==> flow/design.v <==
`timescale 1ns / 1ps
module skin_detection(
    input clk,
    input n_rst,
    input [23:0] i_vid_data,
    input i_vid_hsync,
    input i_vid_vsync,
    input i_vid_VDE,
    input [3:0] sw,
    output reg [23:0] o_vid_data,
    output reg o_vid_hsync,
    output reg o_vid_vsync,
    output reg o_vid_VDE
);
    localparam [7:0] skin_y = 8'd80;
    localparam [7:0] skin_cb_min = 8'd70;  
    localparam [7:0] skin_cb_max = 8'd135;  
    localparam [7:0] skin_cr_min = 8'd120;  
    localparam [7:0] skin_cr_max = 8'd180;   
    reg signed [8:0] y, ytemp;
    reg signed [8:0] cb;
    reg signed [8:0] cr;
    reg signed [8:0] rtemp,gtemp,btemp, rtemp2, gtemp2, btemp2;
    localparam [7:0] r  = 8'd255;
    localparam [7:0] g = 8'd0;
    localparam [7:0] b = 8'd255;
    wire [7:0] red, green, blue;
    assign {red, blue, green} = i_vid_data;
    wire hsync = i_vid_hsync;
    wire vsync = i_vid_vsync;
    wire VDE = i_vid_VDE;
    always @(posedge clk) begin
        if(sw == 4'd1) begin
        ytemp <= 16+ (256*red+green*645+blue*98)/1000;
        cb <= (577*(btemp-ytemp))/1000+128;
        cr <= (713*(rtemp-ytemp))/1000+128;
        y <= ytemp;
        rtemp <= red;
        gtemp <= green;
        btemp <= blue;
        rtemp2 <= rtemp;
        gtemp2 <= gtemp;
        btemp2 <= btemp;
        if(y > skin_y && skin_cb_min < cb && skin_cb_max > cb && skin_cr_min < cr && skin_cr_max > cr) begin
            o_vid_data[23:16] <= rtemp2;
            o_vid_data[15:8] <= btemp2;
            o_vid_data[7:0] <= gtemp2;
        end else begin
            o_vid_data[23:16] <= r;
            o_vid_data[15:8] <= b;
            o_vid_data[7:0] <= g;
        end
        o_vid_hsync <=  hsync;
        o_vid_vsync <=  vsync;
        o_vid_VDE <=  VDE;
    end
    end
endmodule
`timescale 1ns / 1ps
module inversion(
    input clk,
    input n_rst,
    input [23:0] i_vid_data,
    input i_vid_hsync,
    input i_vid_vsync,
    input i_vid_VDE,
    input [3:0] sw,
    output reg [23:0] o_vid_data,
    output reg o_vid_hsync,
    output reg o_vid_vsync,
    output reg o_vid_VDE
);
    wire [7:0] red, green, blue;
    assign {red, green, blue} = i_vid_data;
 always @(posedge clk) begin
        if(sw == 4'd2) begin
            o_vid_data[23:16] <= 255-red;
            o_vid_data[15:8] <= 255-green;
            o_vid_data[7:0] <= 255-blue;
        end
        o_vid_hsync <= i_vid_hsync;
        o_vid_vsync <=  i_vid_vsync;
        o_vid_VDE <=  i_vid_VDE;
        end
endmodule
`timescale 1ns / 1ps
module position(
input clk,
    input n_rst,
    input [23:0] i_vid_data,
    input i_vid_hsync,
    input i_vid_vsync,
    input i_vid_VDE,
    input [3:0] sw,
    output reg [23:0] o_vid_data,
    output reg o_vid_hsync,
    output reg o_vid_vsync,
    output reg o_vid_VDE
);
    wire [7:0] red, green, blue;
    reg [16:0] vcount, hcount;
    reg [16:0] vcount_q, hcount_q;
    assign {red, blue, green} = i_vid_data;
    always @* begin
        hcount = hcount_q;
        vcount = vcount_q;
        if(!n_rst) begin
            hcount = 0;
            vcount = 0;
        end else
            if(i_vid_VDE) begin
        if(hcount_q>=16'd1919) begin
            hcount = 0;
            if(vcount_q>=16'd1079)
                vcount =0;
         else vcount = vcount_q +1;
    end else hcount = hcount_q +1;
    end
    end
    always @(posedge clk) begin
        hcount_q <= hcount;
        vcount_q <= vcount;
    end
    wire [7:0] grey = (3*red)/100 + (59*green)/100 + (11*blue)/100;
     always @(posedge clk) begin
           if(sw == 4'd3) begin
             if (hcount > 200 && hcount < 800) begin
                o_vid_data[23:16] <= grey;
                 o_vid_data[15:8] <= grey; 
                 o_vid_data[7:0] <= grey;         
           end
           else
             o_vid_data <= i_vid_data;
           end
           o_vid_hsync <= i_vid_hsync;
           o_vid_vsync <=  i_vid_vsync;
           o_vid_VDE <=  i_vid_VDE;
           end
endmodule
`timescale 1ns / 1ps
module colour_change #
(
    parameter DATA_WIDTH = 24  
)
(
    input  wire                   clk,
    input  wire                   n_rst,
    input  wire [DATA_WIDTH-1:0] i_vid_data,
    input  wire                  i_vid_hsync,
    input  wire                  i_vid_vsync,
    input  wire                  i_vid_VDE,
    output reg [DATA_WIDTH-1:0] o_vid_data,
    output reg                  o_vid_hsync,
    output reg                  o_vid_vsync,
    output reg                  o_vid_VDE,
    input wire [3:0] btn,
    input wire [3:0] sw,
    output wire [3:0] led 
);
 assign led = 4'd0;
 wire [23:0] out1, out2,out3;
   wire hsync, vsync, vde, hsync2, vsync2, vde2, hsync3, vsync3, vde3;
   always@* begin
       case(sw)
           4'd1:begin o_vid_data=out1;
           o_vid_hsync = hsync;
           o_vid_vsync = vsync;
           o_vid_VDE = vde;
           end
           4'd2: begin 
            o_vid_data=out2;
            o_vid_hsync = hsync2;
            o_vid_vsync = vsync2;
            o_vid_VDE = vde2;
           end
           4'd3: begin 
           o_vid_data=out3;
           o_vid_hsync = hsync3;
           o_vid_vsync = vsync3;
           o_vid_VDE = vde3;
          end
          default: begin
           o_vid_data=i_vid_data;
           o_vid_hsync = i_vid_hsync;
           o_vid_vsync = i_vid_vsync;
           o_vid_VDE = i_vid_VDE;
           end
       endcase
   end
   skin_detection skin(.clk(clk), .n_rst(n_rst), .i_vid_data(i_vid_data), .i_vid_hsync(i_vid_hsync), .i_vid_vsync(i_vid_vsync), .i_vid_VDE(i_vid_VDE), .o_vid_data(out1), .o_vid_hsync(hsync), .o_vid_vsync(vsync), .o_vid_VDE(vde), .sw(sw));
   inversion inverse(.clk(clk), .n_rst(n_rst), .i_vid_data(i_vid_data), .i_vid_hsync(i_vid_hsync), .i_vid_vsync(i_vid_vsync), .i_vid_VDE(i_vid_VDE), .o_vid_data(out2), .o_vid_hsync(hsync2), .o_vid_vsync(vsync2), .o_vid_VDE(vde2), .sw(sw));
   position pos(.clk(clk), .n_rst(n_rst), .i_vid_data(i_vid_data), .i_vid_hsync(i_vid_hsync), .i_vid_vsync(i_vid_vsync), .i_vid_VDE(i_vid_VDE), .o_vid_data(out3), .o_vid_hsync(hsync3), .o_vid_vsync(vsync3), .o_vid_VDE(vde3), .sw(sw));
endmodule
== Reports on colour_change ==
Tool output for the design above, in the order of the flow.
Line numbers count from 1 in the design file above.
Not given: --
Set-up
  top module: colour_change
  clock: clk
  library: sky130hd
  timing corner: tt_025C_1v80

== Elaborated design ==
Source: Yosys, flattened and elaborated, memories not mapped. Widths are those after wreduce; folded enables and synchronous resets count as part of the registers. Registers that Yosys merges into a memory's read port (data or address) are not register bits. Print and check cells do not count. Equal cells are merged and count once.
Bit counts
  word-level cells: 79
  register bits after elaboration: 179
  input port bits: 37
  output and inout bits: 31
Cells by class
  $add $sub $neg: 13
  muxes and demuxes: 10
  reductions and logical operators: 6
  multiply operators: 7
  equal/unequal tests: 3
  div/mod/pow operators: 6
  $lt $le $gt $ge: 8
Operators by type and width (number)
  11-bit by 32-bit multiplier with 32-bit output with constant A: 2
  32-bit by 11-bit divider with 32-bit output with constant B: 2
  32-bit by 7-bit divider with 32-bit output with constant B: 3
  32-bit by 10-bit divider with 32-bit output with constant B: 1
  8-bit by 10-bit multiplier with 18-bit output with constant B: 1
  6-bit by 8-bit multiplier with 14-bit output with constant A: 1
  8-bit by 6-bit multiplier with 14-bit output with constant B: 1
  24-bit parallel mux with 3-bit select: 1
  17-bit two-way mux: 3
  4-bit by 8-bit multiplier with 12-bit output with constant A: 1
  16-bit by 32-bit adder with 32-bit output: 1
  32-bit adder: 1
  8-bit subtractor with constant A: 3
  8-bit two-way mux: 3
  2-bit by 8-bit multiplier with 10-bit output with constant A: 1
  9-bit by 9-bit subtractor with 10-bit output: 2
  7-bit by 9-bit < comparator with 1-bit output with constant A: 2
  8-bit by 9-bit > comparator with 1-bit output with constant A: 2
  9-bit adder with constant B: 2
  17-bit by 1-bit adder with 17-bit output with constant B: 1
  17-bit by 10-bit < comparator with 1-bit output with constant B: 1
  17-bit by 11-bit greater-or-equal comparator with 1-bit output with constant B: 1
  17-bit by 8-bit > comparator with 1-bit output with constant B: 1
  8-bit adder: 2
  5-bit by 9-bit adder with 9-bit output with constant A: 1
  9-bit by 7-bit > comparator with 1-bit output with constant B: 1
  4-bit by 2-bit == test with 1-bit output with constant B: 2
  1-bit parallel mux with 2-bit select: 3
Other operator kinds: 3; their cells: 7.

== Longest topological paths ==
Depth = most cells in a row (Yosys ltp): at word level without a register or memory, in the mapped netlist without a sequential cell, where the memories' decode and read muxes count.
Logic depth
  depth after elaboration: 7
  ABC_AREA: 0
  mapped depth: 68
  gate-level depth less buffers: 61

== Mapped cells and area ==
Source: synth_stat.txt of the flow (Yosys; design flattened, memories mapped). It holds for the ABC_AREA given above (unset counts as 0); a run with the other value may have another netlist.
Mapped netlist
  chip area (Yosys): 26120.1 um^2
  sequential area: 5175.0 um^2
  buffers: 80
  standard cells after synthesis: 3106
  mapped flip-flops: 179
Cells by type
  sky130_fd_sc_hd__edfxtp_1: number 159, total area 4.77E+03 um^2
  sky130_fd_sc_hd__ha_1: number 285, total area 3565.92 um^2
  sky130_fd_sc_hd__xnor2_1: number 175, total area 1532.72 um^2
  sky130_fd_sc_hd__fa_1: number 68, total area 1.36E+03 um^2
  sky130_fd_sc_hd__nand2_1: number 304, total area 1.14E+03 um^2
  sky130_fd_sc_hd__inv_1: number 251, total area 942.154 um^2
  sky130_fd_sc_hd__nor2_1: number 230, total area 863.328 um^2
  sky130_fd_sc_hd__a21oi_1: number 171, total area 855.821 um^2
  sky130_fd_sc_hd__o21ai_0: number 163, total area 815.782 um^2
  sky130_fd_sc_hd__mux2i_1: number 76, total area 760.73 um^2
  sky130_fd_sc_hd__xor2_1: number 70, total area 613.088 um^2
  sky130_fd_sc_hd__dfxtp_1: number 20, total area 400.384 um^2
  sky130_fd_sc_hd__a21o_1: number 45, total area 337.824 um^2
  sky130_fd_sc_hd__o211ai_1: number 45, total area 337.824 um^2
  sky130_fd_sc_hd__nand3_1: number 67, total area 335.322 um^2
  sky130_fd_sc_hd__nor3_1: number 58, total area 290.278 um^2
  sky130_fd_sc_hd__or2_2: number 46, total area 287.776 um^2
  sky130_fd_sc_hd__maj3_1: number 25, total area 250.24 um^2
Other cell types: 128; their cells: 848.
The figures by module come from a second, unflattened synthesis with its own total; it is not the netlist above.
Unflattened totals
  cells (unflattened synthesis): 3377
  area total of the unflattened synthesis: 28307.1 um^2
Rows give one instance, submodules left out.
By module
  skin_detection: cells 2285, instances 1, area 19070.8 um^2, sequential area 3333.2 um^2
  position: cells 840, instances 1, area 6825.3 um^2, sequential area 1121.1 um^2
  colour_change: cells 200, instances 1, area 1525.2 um^2, sequential area 0.0 um^2
  inversion: cells 52, instances 1, area 885.8 um^2, sequential area 780.7 um^2

== Worst setup path after synthesis ==
Path of least setup slack by OpenSTA after synthesis, without wires, with an ideal clock, recovery checks aside; 20% of the period is set as input and as output delay. Where synthesis merged equal registers, the netlist keeps one of their names.
Path after synthesis
  path kind: input to register
  start point: in i_vid_data[0]
  end point: reg pos.o_vid_data[23]
  driving pins on the path: 56
  delay of the path: 12.474 ns
  clock period: 20.0 ns
  required time: 19.746 ns
  launch time at the first pin: 4.000 ns
  setup time: 0.254 ns
  setup slack: 3.526 ns
  buffers on the path: 2
  data arrival time: 16.220 ns
  external input delay: 4.000 ns
  period reached after synthesis: 16.474 ns
"delay of the path" is the arrival time less input delay plus setup time.
"driving pins on the path" counts driving pins, that of a launching flip-flop among them; a cell with two outputs on the path counts twice.
"period reached after synthesis" = period - worst setup slack (recovery checks aside). The figure is calculated, with input and output delays left at 20% of the set period.
Between the ends stands the longest chain of elaborated cells between them, by number of cells; it is not shown to be the way that was timed. Of several equally long chains one is given.
A line is the first line of the expression or statement that the cell stems from. Yosys adds cells for indexed reads and writes and turns some case tables into memories.
Between the ends, after synthesis
  cell sequence: sky130_fd_sc_hd__fa_1 > sky130_fd_sc_hd__inv_1 > sky130_fd_sc_hd__fa_1 > sky130_fd_sc_hd__fa_1 > sky130_fd_sc_hd__inv_1 > sky130_fd_sc_hd__ha_1 > sky130_fd_sc_hd__nor2b_1 > sky130_fd_sc_hd__o21ai_0 > sky130_fd_sc_hd__a21oi_1 > sky130_fd_sc_hd__o21ai_0 > sky130_fd_sc_hd__a21boi_1 > sky130_fd_sc_hd__o21ai_0 > sky130_fd_sc_hd__a21oi_1 > sky130_fd_sc_hd__o21ai_0 > sky130_fd_sc_hd__nand3_1 > sky130_fd_sc_hd__a2111o_1 > sky130_fd_sc_hd__a41o_1 > sky130_fd_sc_hd__o31ai_1 > (+20 left out) > sky130_fd_sc_hd__maj3_1 > sky130_fd_sc_hd__maj3_1 > sky130_fd_sc_hd__mux2i_1 > sky130_fd_sc_hd__o21ai_1 > sky130_fd_sc_hd__xor2_1 > sky130_fd_sc_hd__o2111ai_1 > sky130_fd_sc_hd__fa_1 > sky130_fd_sc_hd__ha_1 > sky130_fd_sc_hd__inv_1 > sky130_fd_sc_hd__fa_1 > sky130_fd_sc_hd__nor2b_1 > sky130_fd_sc_hd__o21ai_0 > sky130_fd_sc_hd__nand2b_1 > sky130_fd_sc_hd__a21o_1 > sky130_fd_sc_hd__a21oi_1 > sky130_fd_sc_hd__xor2_1 > sky130_fd_sc_hd__nand2b_1 > sky130_fd_sc_hd__nand2_1
  length of the longest elaborated chain: 5
  elaborated cells between the ends (all ways): 5
  RTL lines with such cells: 2
  classes of those cells: add/sub (2); mul (1); div (1); mux (1)
RTL lines, path after synthesis
  from (decl): line 148  | input  wire [DATA_WIDTH-1:0] i_vid_data,
  6-bit by 8-bit multiplier with 14-bit output: line 124  | wire [7:0] grey = (3*red)/100 + (59*green)/100 + (11*blue)/100;
  32-bit by 7-bit divider with 32-bit output: line 124
  8-bit adder x2: line 124
  8-bit two-way mux: line 127  | if (hcount > 200 && hcount < 800) begin
  to (assign): line 128  | o_vid_data[23:16] <= grey;
  to (assign): line 133  | o_vid_data <= i_vid_data;
  to (decl): line 95  | output reg [23:0] o_vid_data,

== Path in the finished layout ==
Path of least setup slack in the final report of record 1 (OpenROAD, finished layout, wires in). Where an end is a register, its clock arrival counts in the times.
Path after layout
  path kind: input to register
  start point: in i_vid_data[0]
  end point: reg pos.o_vid_data[7]
  setup time: 0.25 ns
  launch time at the first pin: 5.92 ns
  clock period: 29.6 ns
  setup slack: 9.11 ns
  external input delay: 5.92 ns
  driving pins on the path: 57
  required time: 29.81 ns
  data arrival time: 20.70 ns
  buffers on the path: 2
Between the ends stands the longest chain of elaborated cells between them, by number of cells; it is not shown to be the way that was timed. Of several equally long chains one is given.
Between the ends, after layout
  cell sequence: sky130_fd_sc_hd__clkdlybuf4s50_1 > sky130_fd_sc_hd__inv_1 > sky130_fd_sc_hd__ha_1 > sky130_fd_sc_hd__ha_1 > sky130_fd_sc_hd__inv_1 > sky130_fd_sc_hd__fa_1 > sky130_fd_sc_hd__fa_1 > sky130_fd_sc_hd__nor2b_1 > sky130_fd_sc_hd__o21ai_0 > sky130_fd_sc_hd__a21oi_1 > sky130_fd_sc_hd__o21ai_0 > sky130_fd_sc_hd__a21boi_1 > sky130_fd_sc_hd__o21ai_0 > sky130_fd_sc_hd__a21oi_1 > sky130_fd_sc_hd__nand2b_1 > sky130_fd_sc_hd__nor2b_1 > sky130_fd_sc_hd__nor2_1 > sky130_fd_sc_hd__ha_1 > (+21 left out) > sky130_fd_sc_hd__maj3_1 > sky130_fd_sc_hd__maj3_1 > sky130_fd_sc_hd__mux2i_1 > sky130_fd_sc_hd__o21ai_1 > sky130_fd_sc_hd__xor2_1 > sky130_fd_sc_hd__o2111ai_1 > sky130_fd_sc_hd__fa_1 > sky130_fd_sc_hd__ha_1 > sky130_fd_sc_hd__inv_1 > sky130_fd_sc_hd__fa_1 > sky130_fd_sc_hd__nor2b_1 > sky130_fd_sc_hd__o21ai_0 > sky130_fd_sc_hd__nand2b_1 > sky130_fd_sc_hd__a21o_1 > sky130_fd_sc_hd__a21oi_1 > sky130_fd_sc_hd__xor2_1 > sky130_fd_sc_hd__nand2b_1 > sky130_fd_sc_hd__nand2_1
  length of the longest elaborated chain: 5
  elaborated cells between the ends (all ways): 5
  RTL lines with such cells: 2
  classes of those cells: add/sub (2); mul (1); div (1); mux (1)
RTL lines, path after layout
  from (decl): line 148  | input  wire [DATA_WIDTH-1:0] i_vid_data,
  6-bit by 8-bit multiplier with 14-bit output: line 124  | wire [7:0] grey = (3*red)/100 + (59*green)/100 + (11*blue)/100;
  32-bit by 7-bit divider with 32-bit output: line 124
  8-bit adder x2: line 124
  8-bit two-way mux: line 127  | if (hcount > 200 && hcount < 800) begin
  to (assign): line 130  | o_vid_data[7:0] <= grey;
  to (assign): line 133  | o_vid_data <= i_vid_data;
  to (decl): line 95  | output reg [23:0] o_vid_data,

Subject: flow runs of colour_change

Hi,

Flow measurements of colour_change on sky130hd: 2 stored runs with different settings, listed in no order. Input and output delays are each 20% of the period that was set; the output load is 0.01 pF.
"achieved clock period (ns)" = clock period - worst setup slack. The figure is calculated, with input and output delays left at 20% of the set period.
"worst setup path time (ns)" is the time allowed to the run's worst setup path (the clock period less input and output delay, where it has them) less its slack. Clock arrival times count: a late capture clock shortens it, a late launch clock lengthens it.

Flow files of record 1
==> flow/run.sh <==
#!/bin/bash
# the make line also repeats the synthesis and layout settings of config.mk as NAME=value (left out here)
make -C /OpenROAD-flow-scripts/flow DESIGN_CONFIG=/design/flow/config.mk WORK_HOME=/design/flow/orfs CLKGATE_MAP_FILE= finish
==> flow/config.mk <==
export PLATFORM = sky130hd
export DESIGN_NAME = colour_change
export DESIGN_NICKNAME = colour_change
export VERILOG_FILES = /design/flow/design.v
export SDC_FILE = /design/flow/constraint.sdc
export NUM_CORES = 4
export LEC_CHECK = 0
export ABC_AREA = 0
export CAP_MARGIN = 0
export CELL_PAD_IN_SITES_DETAIL_PLACEMENT = 1
export CELL_PAD_IN_SITES_GLOBAL_PLACEMENT = 1
export CORE_MARGIN = 2
export CORE_UTILIZATION = 47
export CTS_CLUSTER_DIAMETER = 369
export GPL_ROUTABILITY_DRIVEN = 0
export MIN_ROUTING_LAYER = met2
export PLACE_DENSITY_LB_ADDON = 0.04
export SETUP_SLACK_MARGIN = 5.0
export SLEW_MARGIN = 20
export TNS_END_PERCENT = 70
==> flow/constraint.sdc <==
create_clock -name core_clock -period 29.6 [get_ports {clk}]
set_input_delay 5.9200 -clock core_clock [delete_from_list [all_inputs] [get_ports {clk}]]
set_output_delay 5.9200 -clock core_clock [all_outputs]
set_load 0.01 [all_outputs]

report of record 1
yosys chip area after synthesis (um^2): 26120.1
finish__design__die__area: 57475.3
finish__design__instance__area__stdcell: 27993.1
finish__design__instance__utilization: 0.5091
finish__timing__setup__ws: 9.107
finish__timing__setup__tns: 0.000
finish__timing__hold__ws: 0.428
achieved clock period (ns): 20.493
worst setup path time (ns): 14.57
worst setup path kind: input to register

Flow files of record 2
==> flow/run.sh <==
#!/bin/bash
# the make line also repeats the synthesis and layout settings of config.mk as NAME=value (left out here)
make -C /OpenROAD-flow-scripts/flow DESIGN_CONFIG=/design/flow/config.mk WORK_HOME=/design/flow/orfs CLKGATE_MAP_FILE= finish
==> flow/config.mk <==
export PLATFORM = sky130hd
export DESIGN_NAME = colour_change
export DESIGN_NICKNAME = colour_change
export VERILOG_FILES = /design/flow/design.v
export SDC_FILE = /design/flow/constraint.sdc
export NUM_CORES = 4
export LEC_CHECK = 0
export ABC_AREA = 0
export CAP_MARGIN = 0
export CELL_PAD_IN_SITES_GLOBAL_PLACEMENT = 2
export CORE_MARGIN = 2
export CORE_UTILIZATION = 47
export CTS_CLUSTER_DIAMETER = 147
export MIN_ROUTING_LAYER = met2
export PLACE_DENSITY_LB_ADDON = 0.04
export SETUP_SLACK_MARGIN = 5.0
export SLEW_MARGIN = 20
export TNS_END_PERCENT = 70
==> flow/constraint.sdc <==
create_clock -name core_clock -period 32.1 [get_ports {clk}]
set_input_delay 6.4200 -clock core_clock [delete_from_list [all_inputs] [get_ports {clk}]]
set_output_delay 6.4200 -clock core_clock [all_outputs]
set_load 0.01 [all_outputs]

report of record 2
yosys chip area after synthesis (um^2): 26120.1
finish__design__die__area: 57475.3
finish__design__instance__area__stdcell: 28006.9
finish__design__instance__utilization: 0.5094
finish__timing__setup__ws: 11.079
finish__timing__setup__tns: 0.000
finish__timing__hold__ws: 0.427
achieved clock period (ns): 21.021
worst setup path time (ns): 14.60
worst setup path kind: input to register

Regards
